==> flow/design.v <==
module memory (
    input  wire        clk,
    input  wire        rst,          
    input  wire        we,           
    input  wire [3:0]  write_addr,   
    input  wire [3:0]  read_addr_1,  
    input  wire [3:0]  read_addr_2,  
    input  wire [15:0] write_data,   
    output wire [15:0] read_data_1,  
    output wire [15:0] read_data_2   
);
    reg [15:0] RAM [0:15];
    integer i;
    assign read_data_1 = RAM[read_addr_1];
    assign read_data_2 = RAM[read_addr_2];
    always @(posedge clk) begin
        if (rst) begin
            for (i = 0; i < 16; i = i + 1) begin
                RAM[i] <= 16'd0;
            end
        end else if (we) begin
            RAM[write_addr] <= write_data;
        end
    end
endmodule
module module_alu (
    input  wire [2:0]  opcode,
    input  wire signed [15:0] operand_a,
    input  wire signed [15:0] operand_b,
    output reg  signed [15:0] result
);
    localparam OP_LOAD  = 3'b000;
    localparam OP_ADD   = 3'b001;
    localparam OP_ADDI  = 3'b010;
    localparam OP_SUB   = 3'b011;
    localparam OP_SUBI  = 3'b100;
    localparam OP_MUL   = 3'b101;
    localparam OP_CLEAR = 3'b110;
    localparam OP_DSPLY = 3'b111; 
    always @(*) begin
        case (opcode)
            OP_LOAD:  result = operand_b;         
            OP_ADD:   result = operand_a + operand_b;
            OP_ADDI:  result = operand_a + operand_b;
            OP_SUB:   result = operand_a - operand_b;
            OP_SUBI:  result = operand_a - operand_b;
            OP_MUL:   result = operand_a * operand_b;
            OP_CLEAR: result = 16'd0;             
            OP_DSPLY: result = operand_a;         
            default:  result = 16'd0;
        endcase
    end
endmodule
module module_mini_cpu (
    input  wire        clk,                                    
    input  wire        rst,
    input  wire        button_power,    
    input  wire        button_send,     
    input  wire [17:0] switches,     
    output reg         system_reset_out,     
    output reg         show_splash_req, 
    output reg         force_blank_req, 
    output reg         lcd_start,
    output reg [2:0]   lcd_opcode,
    output reg [3:0]   lcd_reg_index,
    output reg [15:0]  lcd_value,
    input  wire        lcd_busy
);
    localparam [2:0] OP_LOAD    = 3'b000;
    localparam [2:0] OP_ADD     = 3'b001;
    localparam [2:0] OP_ADDI    = 3'b010;
    localparam [2:0] OP_SUB     = 3'b011;
    localparam [2:0] OP_SUBI    = 3'b100;
    localparam [2:0] OP_MUL     = 3'b101;
    localparam [2:0] OP_CLEAR   = 3'b110;
    localparam [2:0] OP_DISPLAY = 3'b111;
    wire [2:0] op_code      = switches[17:15];
    wire [3:0] reg_dest     = switches[14:11];  
    wire [3:0] reg_source_1 = switches[10:7];   
    wire [3:0] reg_source_2 = switches[6:3];    
    wire [6:0] immediate_raw  = switches[6:0]; 
    wire       immediate_sign = immediate_raw[6];
    wire [5:0] immediate_mag  = immediate_raw[5:0];
    reg  memory_write_enable;
    reg  [15:0] memory_write_data;
    wire [15:0] memory_read_1, memory_read_2;
    reg  [15:0] alu_input_a, alu_input_b;
    wire signed [15:0] alu_result;
    reg clear_instruction_signal; 
    wire memory_reset = system_reset_out || clear_instruction_signal;
    wire [3:0] read_address_1;
    assign read_address_1 = (op_code == OP_DISPLAY) ? reg_dest : reg_source_1;
    wire signed [15:0] immediate_extended;
    assign immediate_extended = (immediate_sign) ? -{10'd0, immediate_mag} : {10'd0, immediate_mag};
    reg btn_send_last, btn_power_last;
    wire send_released  = (btn_send_last == 1'b1 && button_send == 1'b0);
    wire power_released = (btn_power_last == 1'b1 && button_power == 1'b0);
    always @(posedge clk) begin
        btn_send_last  <= button_send;
        btn_power_last <= button_power;
    end
    memory mem_unit (
        .clk(clk), 
        .rst(memory_reset), 
        .we(memory_write_enable), 
        .write_addr(reg_dest), 
        .write_data(memory_write_data),
        .read_addr_1(read_address_1),
        .read_addr_2(reg_source_2),
        .read_data_1(memory_read_1), 
        .read_data_2(memory_read_2)
    );
    module_alu alu_unit (
        .opcode(op_code), 
        .operand_a(alu_input_a), 
        .operand_b(alu_input_b), 
        .result(alu_result)
    );
    localparam STATE_OFF        = 0, 
               STATE_WAIT_BOOT  = 1, 
               STATE_SPLASH     = 2, 
               STATE_IDLE       = 3, 
               STATE_EXECUTE    = 4, 
               STATE_LATCH      = 5, 
               STATE_SHUTDOWN   = 6, 
               STATE_UPDATE_LCD = 7, 
               STATE_WAIT_LCD   = 8;
    reg [3:0] current_state;
    reg [15:0] wait_timer; 
    always @(posedge clk) begin
        clear_instruction_signal <= 0; 
        if (rst) begin
            current_state <= STATE_OFF;
            system_reset_out <= 1;
            memory_write_enable <= 0;
            lcd_start <= 0;
            show_splash_req <= 0;
            force_blank_req <= 0;
            wait_timer <= 0;
        end else
        case (current_state)
            STATE_OFF: begin
                system_reset_out <= 1; 
                memory_write_enable <= 0; 
                lcd_start <= 0; 
                show_splash_req <= 0; 
                force_blank_req <= 0; 
                wait_timer <= 0;
                if (power_released) begin 
                    system_reset_out <= 0; 
                    current_state <= STATE_WAIT_BOOT; 
                end
            end
            STATE_WAIT_BOOT: begin
                if (wait_timer < 1000) begin
                    wait_timer <= wait_timer + 1;
                end else if (!lcd_busy) begin
                    current_state <= STATE_SPLASH;
                end
            end
            STATE_SPLASH: begin 
                show_splash_req <= 1; 
                current_state <= STATE_UPDATE_LCD; 
            end
            STATE_IDLE: begin
                memory_write_enable <= 0; 
                lcd_start <= 0; 
                show_splash_req <= 0; 
                force_blank_req <= 0;
                if (power_released) begin
                    current_state <= STATE_SHUTDOWN;
                end else if (send_released) begin
                    current_state <= STATE_EXECUTE;
                end
            end
            STATE_SHUTDOWN: begin 
                force_blank_req <= 1; 
                current_state <= STATE_UPDATE_LCD; 
            end
            STATE_EXECUTE: begin
                case (op_code)
                    OP_LOAD: begin 
                        alu_input_a <= 0; 
                        alu_input_b <= immediate_extended; 
                    end 
                    OP_ADD, OP_SUB: begin 
                        alu_input_a <= memory_read_1; 
                        alu_input_b <= memory_read_2; 
                    end 
                    OP_ADDI, OP_SUBI, OP_MUL: begin 
                        alu_input_a <= memory_read_1; 
                        alu_input_b <= immediate_extended; 
                    end 
                    OP_CLEAR: begin 
                        alu_input_a <= 0; 
                        alu_input_b <= 0; 
                        clear_instruction_signal <= 1; 
                    end 
                    OP_DISPLAY: begin 
                        alu_input_a <= memory_read_1; 
                        alu_input_b <= 0; 
                    end 
                    default: begin alu_input_a <= 0; alu_input_b <= 0; end
                endcase
                current_state <= STATE_LATCH;
            end
            STATE_LATCH: begin
                if (op_code != OP_DISPLAY && op_code != OP_CLEAR) begin 
                    memory_write_enable <= 1; 
                    memory_write_data <= alu_result;
                end
                lcd_opcode <= op_code; 
                lcd_reg_index <= reg_dest; 
                lcd_value <= alu_result;
                current_state <= STATE_UPDATE_LCD;
            end
            STATE_UPDATE_LCD: begin 
                memory_write_enable <= 0; 
                lcd_start <= 1; 
                wait_timer <= 0; 
                current_state <= STATE_WAIT_LCD; 
            end
            STATE_WAIT_LCD: begin
                lcd_start <= 0; 
                if (wait_timer < 15) begin
                    wait_timer <= wait_timer + 1;
                end else if (!lcd_busy) begin
                    if (force_blank_req) current_state <= STATE_OFF;
                    else current_state <= STATE_IDLE;
                end
            end
        endcase
    end
endmodule
module lcd_init_hd44780 (
    input  wire        clk,
    input  wire        rst,
    input  wire        start,
    output reg         done,
    output reg  [7:0]  lcd_data,
    output reg         lcd_rs,
    output reg         lcd_rw,
    output reg         lcd_e
);
    localparam [7:0] CMD_FUNCTION_SET  = 8'h38;
    localparam [7:0] CMD_DISPLAY_ON    = 8'h0C;
    localparam [7:0] CMD_DISPLAY_CLEAR = 8'h01;
    localparam [7:0] CMD_ENTRY_MODE    = 8'h06;
    localparam integer NUM_CMDS = 4;
    localparam [31:0] DELAY_POWER_ON  = 32'd750_000;
    localparam [31:0] DELAY_STD_CMD   = 32'd2_000;
    localparam [31:0] DELAY_CLEAR_CMD = 32'd90_000;
    localparam [31:0] DELAY_PULSE_E   = 32'd50;
    localparam [2:0] S_IDLE=0, S_POWER_WAIT=1, S_SETUP=2, S_PULSE=3, S_WAIT=4, S_DONE=5;
    reg [2:0]  state, next_state;
    reg [31:0] delay_cnt, next_delay_cnt;
    reg [2:0]  cmd_idx, next_cmd_idx;
    reg [7:0] current_cmd;
    function [7:0] command_rom;
        input [2:0] idx;
        case (idx)
            3'd0: command_rom = CMD_FUNCTION_SET;
            3'd1: command_rom = CMD_DISPLAY_ON;
            3'd2: command_rom = CMD_DISPLAY_CLEAR;
            default: command_rom = CMD_ENTRY_MODE;
        endcase
    endfunction
    function [31:0] cmd_delay_rom;
        input [2:0] idx;
        case (idx)
            3'd2: cmd_delay_rom = DELAY_CLEAR_CMD;
            default: cmd_delay_rom = DELAY_STD_CMD;
        endcase
    endfunction
    always @(posedge clk or posedge rst) begin
        if (rst) begin
            state <= S_IDLE; delay_cnt <= 0; cmd_idx <= 0;
        end else begin
            state <= next_state; delay_cnt <= next_delay_cnt; cmd_idx <= next_cmd_idx;
        end
    end
    always @(*) begin
        next_state = state; next_delay_cnt = delay_cnt; next_cmd_idx = cmd_idx;
        case (state)
            S_IDLE: if (start) begin next_state = S_POWER_WAIT; next_delay_cnt = DELAY_POWER_ON; next_cmd_idx = 0; end
            S_POWER_WAIT: if (delay_cnt > 0) next_delay_cnt = delay_cnt - 1; else next_state = S_SETUP;
            S_SETUP: if (cmd_idx < NUM_CMDS) begin next_state = S_PULSE; next_delay_cnt = DELAY_PULSE_E; end else next_state = S_DONE;
            S_PULSE: if (delay_cnt > 0) next_delay_cnt = delay_cnt - 1; else begin next_state = S_WAIT; next_delay_cnt = cmd_delay_rom(cmd_idx); end
            S_WAIT: if (delay_cnt > 0) next_delay_cnt = delay_cnt - 1; else begin next_cmd_idx = cmd_idx + 1; next_state = S_SETUP; end
            S_DONE: next_state = S_DONE;
            default: next_state = S_IDLE;
        endcase
    end
    always @(*) begin
        lcd_data = 0; lcd_rs = 0; lcd_rw = 0; lcd_e = 0; done = 0;
        current_cmd = (cmd_idx < NUM_CMDS) ? command_rom(cmd_idx) : 8'h00;
        case (state)
            S_SETUP: begin lcd_data = current_cmd; end
            S_PULSE: begin lcd_data = current_cmd; lcd_e = 1; end
            S_WAIT:  begin lcd_data = current_cmd; end
            S_DONE:  begin done = 1; end
        endcase
    end
endmodule
module lcd_controller (
    input  wire        clk,
    input  wire        rst,
    input  wire        start_update,    
    input  wire        mode_splash,    
    input  wire        mode_blank,     
    input  wire [2:0]  instruction_opcode,     
    input  wire [3:0]  register_index,    
    input  wire signed [15:0] register_value, 
    output reg         busy_flag,          
    output wire [7:0] lcd_data,
    output wire       lcd_rs,
    output wire       lcd_rw,
    output wire       lcd_e
);
    wire init_done;
    reg  trigger_init;
    wire [7:0] init_data_bus;
    wire init_rs, init_rw, init_e;
    lcd_init_hd44780 lcd_init_inst (
        .clk(clk), .rst(rst), .start(trigger_init), .done(init_done),
        .lcd_data(init_data_bus), .lcd_rs(init_rs), .lcd_rw(init_rw), .lcd_e(init_e)
    );
    reg [7:0] write_data_bus;
    reg write_rs, write_e;
    assign lcd_data = (init_done) ? write_data_bus : init_data_bus;
    assign lcd_rs   = (init_done) ? write_rs       : init_rs;
    assign lcd_rw   = 1'b0;  
    assign lcd_e    = (init_done) ? write_e        : init_e;
    reg [7:0] lcd_buffer [0:31];  
    reg [15:0] absolute_value;
    reg [3:0]  digit_thou, digit_hund, digit_tens, digit_ones, digit_ten_thou; 
    integer i;
    function [39:0] get_opcode_string; 
        input [2:0] op;
        case(op)
            3'b000: get_opcode_string = "LOAD ";
            3'b001: get_opcode_string = "ADD  ";
            3'b010: get_opcode_string = "ADDI ";
            3'b011: get_opcode_string = "SUB  ";
            3'b100: get_opcode_string = "SUBI ";
            3'b101: get_opcode_string = "MUL  ";
            3'b110: get_opcode_string = "CLEAR"; 
            3'b111: get_opcode_string = "DPL  "; 
            default: get_opcode_string = "UNK  ";
        endcase
    endfunction
    reg [39:0] current_op_str;
    localparam S_IDLE        = 0, 
               S_FORMAT_TEXT = 1, 
               S_CMD_CLEAR   = 2, S_WAIT_CLEAR   = 3, 
               S_WRITE_LINE1 = 4, 
               S_CMD_NEWLINE = 5, S_WAIT_NEWLINE = 6, 
               S_WRITE_LINE2 = 7, 
               S_PULSE_EN    = 8; 
    reg [3:0] state;
    reg [3:0] return_state; 
    reg [31:0] delay_counter;
    reg [5:0] char_pointer;
    localparam DELAY_PULSE = 32'd50;     
    localparam DELAY_CHAR  = 32'd2500;   
    localparam DELAY_CMD   = 32'd80000;  
    always @(posedge clk or posedge rst) begin
        if (rst) begin
            state <= S_IDLE;
            trigger_init <= 0;
            busy_flag <= 1;
            write_e <= 0;
            write_rs <= 0;
            write_data_bus <= 8'h00;
            char_pointer <= 0;
        end else begin
            if (!trigger_init && !init_done) trigger_init <= 1;
            case (state)
                S_IDLE: begin
                    write_e <= 0;
                    if (init_done) begin
                        busy_flag <= 0;
                        if (start_update) begin
                            busy_flag <= 1;
                            state <= S_FORMAT_TEXT;
                        end
                    end
                end
                S_FORMAT_TEXT: begin
                    if (mode_blank) begin
                        for(i=0; i<32; i=i+1) lcd_buffer[i] = " "; 
                    end
                    else if (mode_splash) begin
                        lcd_buffer[0] = "-"; lcd_buffer[1] = "-"; 
                        lcd_buffer[2] = "-"; lcd_buffer[3] = "-";
                        for(i=4; i<10; i=i+1) lcd_buffer[i] = " ";
                        lcd_buffer[10] = "[";
                        lcd_buffer[11] = "0"; lcd_buffer[12] = "0";
                        lcd_buffer[13] = "0"; lcd_buffer[14] = "0";
                        lcd_buffer[15] = "]";
                        for(i=16; i<26; i=i+1) lcd_buffer[i] = " "; 
                        lcd_buffer[26] = "+";
                        for(i=27; i<32; i=i+1) lcd_buffer[i] = "0";
                    end 
                    else if (instruction_opcode == 3'b110) begin 
                        current_op_str = get_opcode_string(instruction_opcode); 
                        {lcd_buffer[0], lcd_buffer[1], lcd_buffer[2], lcd_buffer[3], lcd_buffer[4]} = current_op_str;
                        for(i=5; i<32; i=i+1) lcd_buffer[i] = " ";
                    end
                    else begin 
                        current_op_str = get_opcode_string(instruction_opcode);
                        {lcd_buffer[0], lcd_buffer[1], lcd_buffer[2], lcd_buffer[3], lcd_buffer[4]} = current_op_str;
                        for(i=5; i<10; i=i+1) lcd_buffer[i] = " ";
                        lcd_buffer[10] = "[";
                        lcd_buffer[11] = (register_index[3]) ? "1" : "0";
                        lcd_buffer[12] = (register_index[2]) ? "1" : "0";
                        lcd_buffer[13] = (register_index[1]) ? "1" : "0";
                        lcd_buffer[14] = (register_index[0]) ? "1" : "0";
                        lcd_buffer[15] = "]";
                        for(i=16; i<26; i=i+1) lcd_buffer[i] = " ";
                        if (register_value[15] == 1'b1) begin
                            lcd_buffer[26] = "-"; absolute_value = -register_value;
                        end else begin
                            lcd_buffer[26] = "+"; absolute_value = register_value;
                        end
                        digit_ten_thou = (absolute_value/10000)%10; 
                        digit_thou     = (absolute_value/1000)%10;
                        digit_hund     = (absolute_value/100)%10; 
                        digit_tens     = (absolute_value/10)%10; 
                        digit_ones     = absolute_value%10;
                        lcd_buffer[27] = {4'b0011, digit_ten_thou}; 
                        lcd_buffer[28] = {4'b0011, digit_thou};
                        lcd_buffer[29] = {4'b0011, digit_hund}; 
                        lcd_buffer[30] = {4'b0011, digit_tens};
                        lcd_buffer[31] = {4'b0011, digit_ones};
                    end
                    state <= S_CMD_CLEAR;
                end
                S_CMD_CLEAR: begin 
                    write_rs <= 0; write_data_bus <= 8'h01; write_e <= 1;
                    delay_counter <= DELAY_PULSE; state <= S_WAIT_CLEAR; 
                end
                S_WAIT_CLEAR: begin 
                    if (delay_counter > 0) begin delay_counter <= delay_counter - 1; if(delay_counter==DELAY_PULSE/2) write_e<=0; end 
                    else begin delay_counter <= DELAY_CMD; char_pointer <= 0; state <= S_WRITE_LINE1; end 
                end
                S_WRITE_LINE1: begin 
                    if (delay_counter > 0) delay_counter <= delay_counter - 1; 
                    else begin 
                        if (char_pointer < 16) begin 
                            write_rs <= 1; write_data_bus <= lcd_buffer[char_pointer];
                            write_e <= 1; delay_counter <= DELAY_CHAR; 
                            char_pointer <= char_pointer + 1; 
                            return_state <= S_WRITE_LINE1; state <= S_PULSE_EN; 
                        end else state <= S_CMD_NEWLINE; 
                    end 
                end
                S_CMD_NEWLINE: begin 
                    write_rs <= 0; write_data_bus <= 8'hC0; write_e <= 1;
                    delay_counter <= DELAY_PULSE; state <= S_WAIT_NEWLINE; 
                end
                S_WAIT_NEWLINE: begin 
                    if (delay_counter > 0) begin delay_counter <= delay_counter - 1; if(delay_counter==DELAY_PULSE/2) write_e<=0; end 
                    else begin delay_counter <= DELAY_CHAR; state <= S_WRITE_LINE2; end 
                end
                S_WRITE_LINE2: begin 
                    if (delay_counter > 0) delay_counter <= delay_counter - 1; 
                    else begin 
                        if (char_pointer < 32) begin 
                            write_rs <= 1; write_data_bus <= lcd_buffer[char_pointer];
                            write_e <= 1; delay_counter <= DELAY_CHAR; 
                            char_pointer <= char_pointer + 1; 
                            return_state <= S_WRITE_LINE2; state <= S_PULSE_EN; 
                        end else state <= S_IDLE; 
                    end 
                end
                S_PULSE_EN: begin 
                    if (delay_counter > 0) begin 
                        delay_counter <= delay_counter - 1; 
                        if(delay_counter == DELAY_PULSE/2) write_e <= 0; 
                    end else begin 
                        delay_counter <= DELAY_CHAR; state <= return_state; 
                    end 
                end
            endcase
        end
    end
endmodule
module DE2_115_Project_Top (
    input  wire        CLOCK_50,
    input  wire        RST,       
    input  wire [3:0]  KEY,       
    input  wire [17:0] SW,        
    output wire [7:0]  LCD_DATA,
    output wire        LCD_RS,
    output wire        LCD_RW,
    output wire        LCD_EN,
    output wire        LCD_ON,   
    output wire        LCD_BLON
);
    assign LCD_ON   = 1'b1;
    assign LCD_BLON = 1'b1;
    wire        cpu_lcd_start;
    wire [2:0]  cpu_lcd_opcode;
    wire [3:0]  cpu_lcd_reg_idx;
    wire [15:0] cpu_lcd_value;
    wire        lcd_is_busy;
    wire system_reset;          
    wire is_splash_screen;  
    wire is_shutdown_screen;  
    wire button_power = !KEY[0];
    wire button_send  = !KEY[1];
    module_mini_cpu cpu (
        .clk(CLOCK_50),
        .rst(RST),
        .button_power(button_power),
        .button_send(button_send),
        .switches(SW),
        .system_reset_out(system_reset),
        .show_splash_req(is_splash_screen),
        .force_blank_req(is_shutdown_screen),
        .lcd_start(cpu_lcd_start),
        .lcd_opcode(cpu_lcd_opcode),
        .lcd_reg_index(cpu_lcd_reg_idx),
        .lcd_value(cpu_lcd_value),
        .lcd_busy(lcd_is_busy)
    );
    lcd_controller display_ctrl (
        .clk(CLOCK_50),
        .rst(system_reset),         
        .start_update(cpu_lcd_start),
        .mode_splash(is_splash_screen),
        .mode_blank(is_shutdown_screen),
        .instruction_opcode(cpu_lcd_opcode),
        .register_index(cpu_lcd_reg_idx),
        .register_value(cpu_lcd_value),
        .busy_flag(lcd_is_busy),
        .lcd_data(LCD_DATA),
        .lcd_rs(LCD_RS),
        .lcd_rw(LCD_RW),
        .lcd_e(LCD_EN)
    );
endmodule
From RTL to reports: DE2_115_Project_Top

Tool output for the design above, in the order of the flow.
Line numbers count from 1 in the design file above.
Operators carry their Yosys type and port widths (W data, S select, Z words).
Library cell names are shortened.
A cell with -- has no value.

Top: DE2_115_Project_Top
Clock: CLOCK_50
Standard-cell library: sky130hd
Library corner: tt_025C_1v80

After elaboration

Yosys after proc, flatten, opt, wreduce and memory -nomap, before mapping. Print and check cells are not counted.
Memory sizes are those after Yosys's memory passes, which may raise the word count (mostly to a power of two), join words into wider ones and drop unused or constant bits.

Register bits after elaboration: 331
Bits in writable memories: 256
Bits in read-only memories: 368
Memory cells: 3
Output and inout port bits: 13
Cells after elaboration: 401

Memory list:

| name             | words | width | RTL line | RTL |
| cpu.mem_unit.RAM | 16    | 16    | 12       | `reg [15:0] RAM [0:15];` |
| (no name shown)  | 8     | 23    | 340      | `case(op)` |
| (no name shown)  | 8     | 23    | 340      |  |

$add $sub $neg: 9
Multipliers: 1
Divide/modulo/power cells: 9
$lt $le $gt $ge: 7
Equal/unequal tests: 93
Mux-type cells: 141
Bitwise logic cells: 3
Reductions and logical operators: 69

Operator list:

| cell                     | count |
| $mod A32 B4 Y32 const B  | 4 |
| $div A16 B14 Y32 const B | 1 |
| $div A16 B10 Y32 const B | 1 |
| $mux W32                 | 10 |
| $mul A16 B16 Y16         | 1 |
| $div A16 B7 Y32 const B  | 1 |
| $pmux W32 S5             | 1 |
| $mux W16                 | 10 |
| $pmux W8 S18             | 1 |
| $div A16 B4 Y32 const B  | 1 |
| $mod A16 B4 Y32 const B  | 1 |
| $pmux W32 S4             | 1 |
| $mux W4                  | 29 |
| $pmux W16 S6             | 1 |
| $mux W8                  | 12 |
| $pmux W16 S3             | 2 |
| $mux W5                  | 18 |
| $eq A5 B5 Y1 const B     | 16 |
| $sub A32 B1 Y32 const B  | 2 |
| $gt A32 B1 Y1 const B    | 2 |
| $eq A5 B4 Y1 const B     | 8 |
| $pmux W4 S9              | 1 |
| $pmux W6 S3              | 2 |
| $eq A32 B5 Y1 const B    | 1 |
| $eq A4 B3 Y1 const B     | 8 |
| $pmux W16 S2             | 1 |
| $pmux W8 S4              | 1 |
| $ne A2 B2 Y1 const B     | 15 |

Not listed: further kinds 63, cells in them 180.

Longest topological paths

Yosys ltp: most cells in a row. Word level: on the elaborated netlist, between registers, memories and ports. Mapped: between sequential cells and ports; inverters and the memories' decode and read muxes count.

Word-level depth: 10
ABC_AREA: 0
Mapped depth: 40
Depth with buffers taken out: 34

Synthesis result

Source: synth_stat.txt of the flow (Yosys; design flattened, memories mapped). It holds for the ABC_AREA given above (unset counts as 0); a run with the other value may have another netlist.

Cell types:

| cell     | count | total area (sq um) |
| edfxtp_1 | 408   | 1.23E+04 |
| mux4_2   | 143   | 3.22E+03 |
| and2_1   | 345   | 2158.32 |
| fa_1     | 80    | 1.6E+03 |
| dfrtp_1  | 61    | 1.53E+03 |
| ha_1     | 118   | 1.48E+03 |
| dfxtp_1  | 51    | 1.02E+03 |
| nand2_1  | 266   | 998.458 |
| xnor2_1  | 114   | 998.458 |
| nor2_1   | 256   | 960.922 |
| o21ai_0  | 180   | 900.864 |
| a21oi_1  | 149   | 745.715 |
| inv_1    | 186   | 698.17 |
| clkbuf_1 | 171   | 641.866 |
| mux2i_1  | 53    | 530.509 |
| xor2_1   | 58    | 507.987 |
| nor3_1   | 80    | 400.384 |
| a211oi_1 | 45    | 337.824 |

Not listed: further types 103, cells in them 749.

Mapped cells: 3513
Cell area after synthesis: 36702.7 sq um
Sequential part of the area: 14851.7 sq um
Mapped flip-flops: 522
Buffer cells: 210

The figures by module come from a second, unflattened synthesis with its own total; it is not the netlist above.

Cells (unflattened synthesis): 3771
Area total of the unflattened synthesis: 38070.3 sq um

Each row is one instance without its submodules.

By module:

| module              | instances | cells | area (sq um) |
| memory              | 1         | 859   | 13414.1 |
| lcd_controller      | 1         | 1536  | 12050.3 |
| module_alu          | 1         | 767   | 5783.0 |
| module_mini_cpu     | 1         | 315   | 4135.2 |
| lcd_init_hd44780    | 1         | 289   | 2661.3 |
| DE2_115_Project_Top | 1         | 5     | 26.3 |

Worst setup path after synthesis

OpenSTA on the mapped netlist: ideal clock, no wires. The path of least setup slack (recovery checks aside). Input and output delay are each 20% of the period. Register names are those of the netlist, which keeps one name where synthesis merged equal registers.

Kind: input-to-reg
Start point: input SW[16]
End point: register cpu.lcd_value[15]
Clock period: 20.0 ns
External input delay: 4.000 ns
Setup time: 0.275 ns
Launch time at the first pin: 4.000 ns
Arrival: 8.072 ns
Data required time: 19.725 ns
Path slack: 11.652 ns
Delay of the path: 4.347 ns
Stages: 27
Path buffers: 1
Synthesis period reached: 8.348 ns

"delay of the path" is the arrival time less input delay plus setup time.
"stages": output pins that drive a net of the path, with the launching flip-flop's if there is one; two outputs of one cell count as two.
"synthesis period reached" is the clock period less the worst setup slack; recovery checks do not enter. This is arithmetic on one report: input and output delays are still those of the set period (20% each).
Between the ends stands the longest chain of elaborated cells between them, by number of cells; it is not shown to be the way that was timed. Of several equally long chains one is given.
A line is the first line of the expression or statement that the cell stems from. Yosys adds cells for indexed reads and writes and turns some case tables into memories.

Cell sequence: clkbuf_1 -> nor2_1 -> nand2_1 -> o21a_1 -> o21ai_0 -> inv_1 -> ha_1 -> nor2b_1 -> o21ai_0 -> nand2b_1 -> a21o_1 -> a21o_1 -> a21o_1 -> a21o_1 -> a21o_1 -> a21o_1 -> a21o_1 -> a21o_1 -> a21oi_1 -> nor2b_1 -> o21ai_0 -> nand2b_1 -> a21oi_1 -> xnor2_1 -> o21ai_0 -> nand2_1 -> o21ai_0
Cells in the longest elaborated chain: 3
Elaborated cells on any way between the ends: 11
Those cells by class: 7 x eq/ne; 1 x mux; 3 x reduce/logical

Ends and longest elaborated chain, post-synthesis:

| what             | RTL line | RTL |
| start, declared  | 493      | `input  wire [17:0] SW,` |
| $eq A3 B2 Y1     | 41       | `case (opcode)` |
| $reduce_or A2 Y1 | --       |  |
| $pmux W16 S6     | 41       |  |
| end, assigned    | 214      | `lcd_value <= alu_result;` |
| end, declared    | 66       | `output reg [15:0]  lcd_value,` |

Path in the finished layout

Path of least setup slack in the final report of stored run 1 (OpenROAD, finished layout, wires in). Where an end is a register, its clock arrival counts in the times.

Kind: reg-to-reg
Start point: register cpu.lcd_value[1]
End point: register display_ctrl.lcd_buffer[31][2]
Clock period: 5.76 ns
Setup time: 0.15 ns
Launch time at the first pin: 0.61 ns
Arrival: 8.54 ns
Data required time: 6.22 ns
Path slack: -2.32 ns
Stages: 37
Path buffers: 3

Between the ends stands the longest chain of elaborated cells between them, by number of cells; it is not shown to be the way that was timed. Of several equally long chains one is given.
A register here has more assigning lines than the two given.

Cell sequence: edfxtp_1 -> inv_2 -> ha_4 -> or3b_4 -> buf_6 -> o41a_4 -> xnor2_4 -> buf_6 -> nand2_4 -> ha_4 -> nor2b_4 -> nor4_4 -> a311oi_2 -> o221ai_2 -> o2111ai_2 -> a32o_2 -> or2_2 -> and3_1 -> a211oi_4 -> nor3_2 -> o21a_2 -> o21ai_2 -> a32oi_2 -> o211ai_1 -> buf_4 -> nand3_1 -> a32o_2 -> and3_4 -> xnor2_4 -> ha_2 -> nand2_2 -> maj3_2 -> or3_1 -> a32oi_1 -> o21ai_2 -> mux2_4 -> nor2_2
Cells in the longest elaborated chain: 7
Elaborated cells on any way between the ends: 7
RTL lines with such cells: 7
Those cells by class: 1 x add/sub; 1 x div; 5 x mux

Ends and longest elaborated chain, after layout:

| what            | RTL line | RTL |
| start, declared | 66       | `output reg [15:0]  lcd_value,` |
| start, assigned | 214      | `lcd_value <= alu_result;` |
| $neg A16 Y16    | 422      | `lcd_buffer[26] = "-"; absolute_value = -register_value;` |
| $mux W16        | 421      | `if (register_value[15] == 1'b1) begin` |
| $mux W16        | 405      | `else if (instruction_opcode == 3'b110) begin` |
| $mux W16        | 393      | `else if (mode_splash) begin` |
| $mux W16        | 390      | `if (mode_blank) begin` |
| $mux W16        | 378      | `case (state)` |
| $mod A16 B4 Y32 | 430      | `digit_ones     = absolute_value%10;` |
| end, assigned   | 408      | `for(i=5; i<32; i=i+1) lcd_buffer[i] = " ";` |
| end, assigned   | 435      | `lcd_buffer[31] = {4'b0011, digit_ones};` |
| end, declared   | 334      | `reg [7:0] lcd_buffer [0:31];` |

Lab notebook: DE2_115_Project_Top

Measured results for DE2_115_Project_Top: 7 stored runs of the Yosys and OpenROAD flow on sky130hd. The settings differ; the order carries no meaning. The constraints put input and output delay at 20% of the set period each and load the outputs with 0.01 pF.
By "worst setup path time" is meant the share of the clock period that the worst setup path is allowed (20% is reserved at inputs, 20% at outputs), minus its slack. Clock arrival times at its registers enter into it.
Settings: - = not set for that run.
Results: - = not shown.

| setting or result                   | stored run 1 | stored run 2 | stored run 3 | stored run 4 | stored run 5 | stored run 6 | stored run 7 |
| CELL_PAD_IN_SITES_GLOBAL_PLACEMENT  | 1            | -            | 1            | -            | -            | 1            | -            |
| CORE_ASPECT_RATIO                   | 0.57         | -            | 0.57         | 0.95         | -            | 1.11         | 0.95         |
| CORE_UTILIZATION                    | 58           | 40           | 58           | 19           | 40           | 58           | 19           |
| CTS_CLUSTER_DIAMETER                | 169          | -            | 169          | 147          | -            | 235          | -            |
| GPL_ROUTABILITY_DRIVEN              | 1            | -            | 1            | -            | -            | 1            | -            |
| PLACE_DENSITY_LB_ADDON              | 0.18         | -            | 0.18         | -            | -            | 0.18         | -            |
| SLEW_MARGIN                         | 0            | 20           | 0            | 20           | 20           | 35           | 20           |
| period_ns                           | 5.76         | 20.0         | 5.76         | 20.0         | 10.9         | 10.6         | 20.0         |
| CAP_MARGIN                          | 20           | 20           | 20           | 20           | 20           | 10           | 20           |
| CORE_MARGIN                         | 2            | 2            | 2            | 9            | 2            | 2            | 2            |
| ABC_AREA                            | -            | -            | 1            | -            | -            | 1            | -            |
| CELL_PAD_IN_SITES_DETAIL_PLACEMENT  | -            | -            | 2            | 1            | -            | 2            | 1            |
| GPL_TIMING_DRIVEN                   | -            | -            | 1            | -            | -            | 1            | -            |
| HOLD_SLACK_MARGIN                   | -            | -            | -0.01        | -            | -            | -0.01        | -            |
| MIN_ROUTING_LAYER                   | -            | -            | met2         | met1         | -            | met2         | met1         |
| TNS_END_PERCENT                     | -            | -            | 35           | 70           | -            | 55           | 70           |
| SETUP_SLACK_MARGIN                  | -            | -            | -            | 4.05         | -            | -            | -            |
| CTS_CLUSTER_SIZE                    | -            | -            | -            | -            | -            | 94           | -            |
| MAX_ROUTING_LAYER                   | -            | -            | -            | -            | -            | met4         | -            |
| worst setup path time (ns)          | 8.08         | 10.09        | -            | 10.45        | 9.93         | -            | 10.41        |
| critical path kind                  | reg-to-reg   | reg-to-reg   | -            | reg-to-reg   | reg-to-reg   | -            | reg-to-reg   |
| full die area (sq um)               | 65388.9      | 94196.8      | -            | 209323.0     | 94196.8      | -            | 196705.0     |
| cell area after synthesis (sq um)   | 36702.7      | 36702.7      | -            | 36702.7      | 36702.7      | -            | 36702.7      |
| setup total negative slack (ns)     | -27.669      | 0.000        | -            | 0.000        | 0.000        | -            | 0.000        |
| final utilization                   | 0.723        | 0.438        | -            | 0.219        | 0.439        | -            | 0.218        |
| worst setup slack after layout (ns) | -2.319       | 9.911        | -            | 9.555        | 0.971        | -            | 9.590        |

Stored run 3: no final report: placement broke off with DPL-0033
Stored run 6: no final report: placement broke off with a tool error
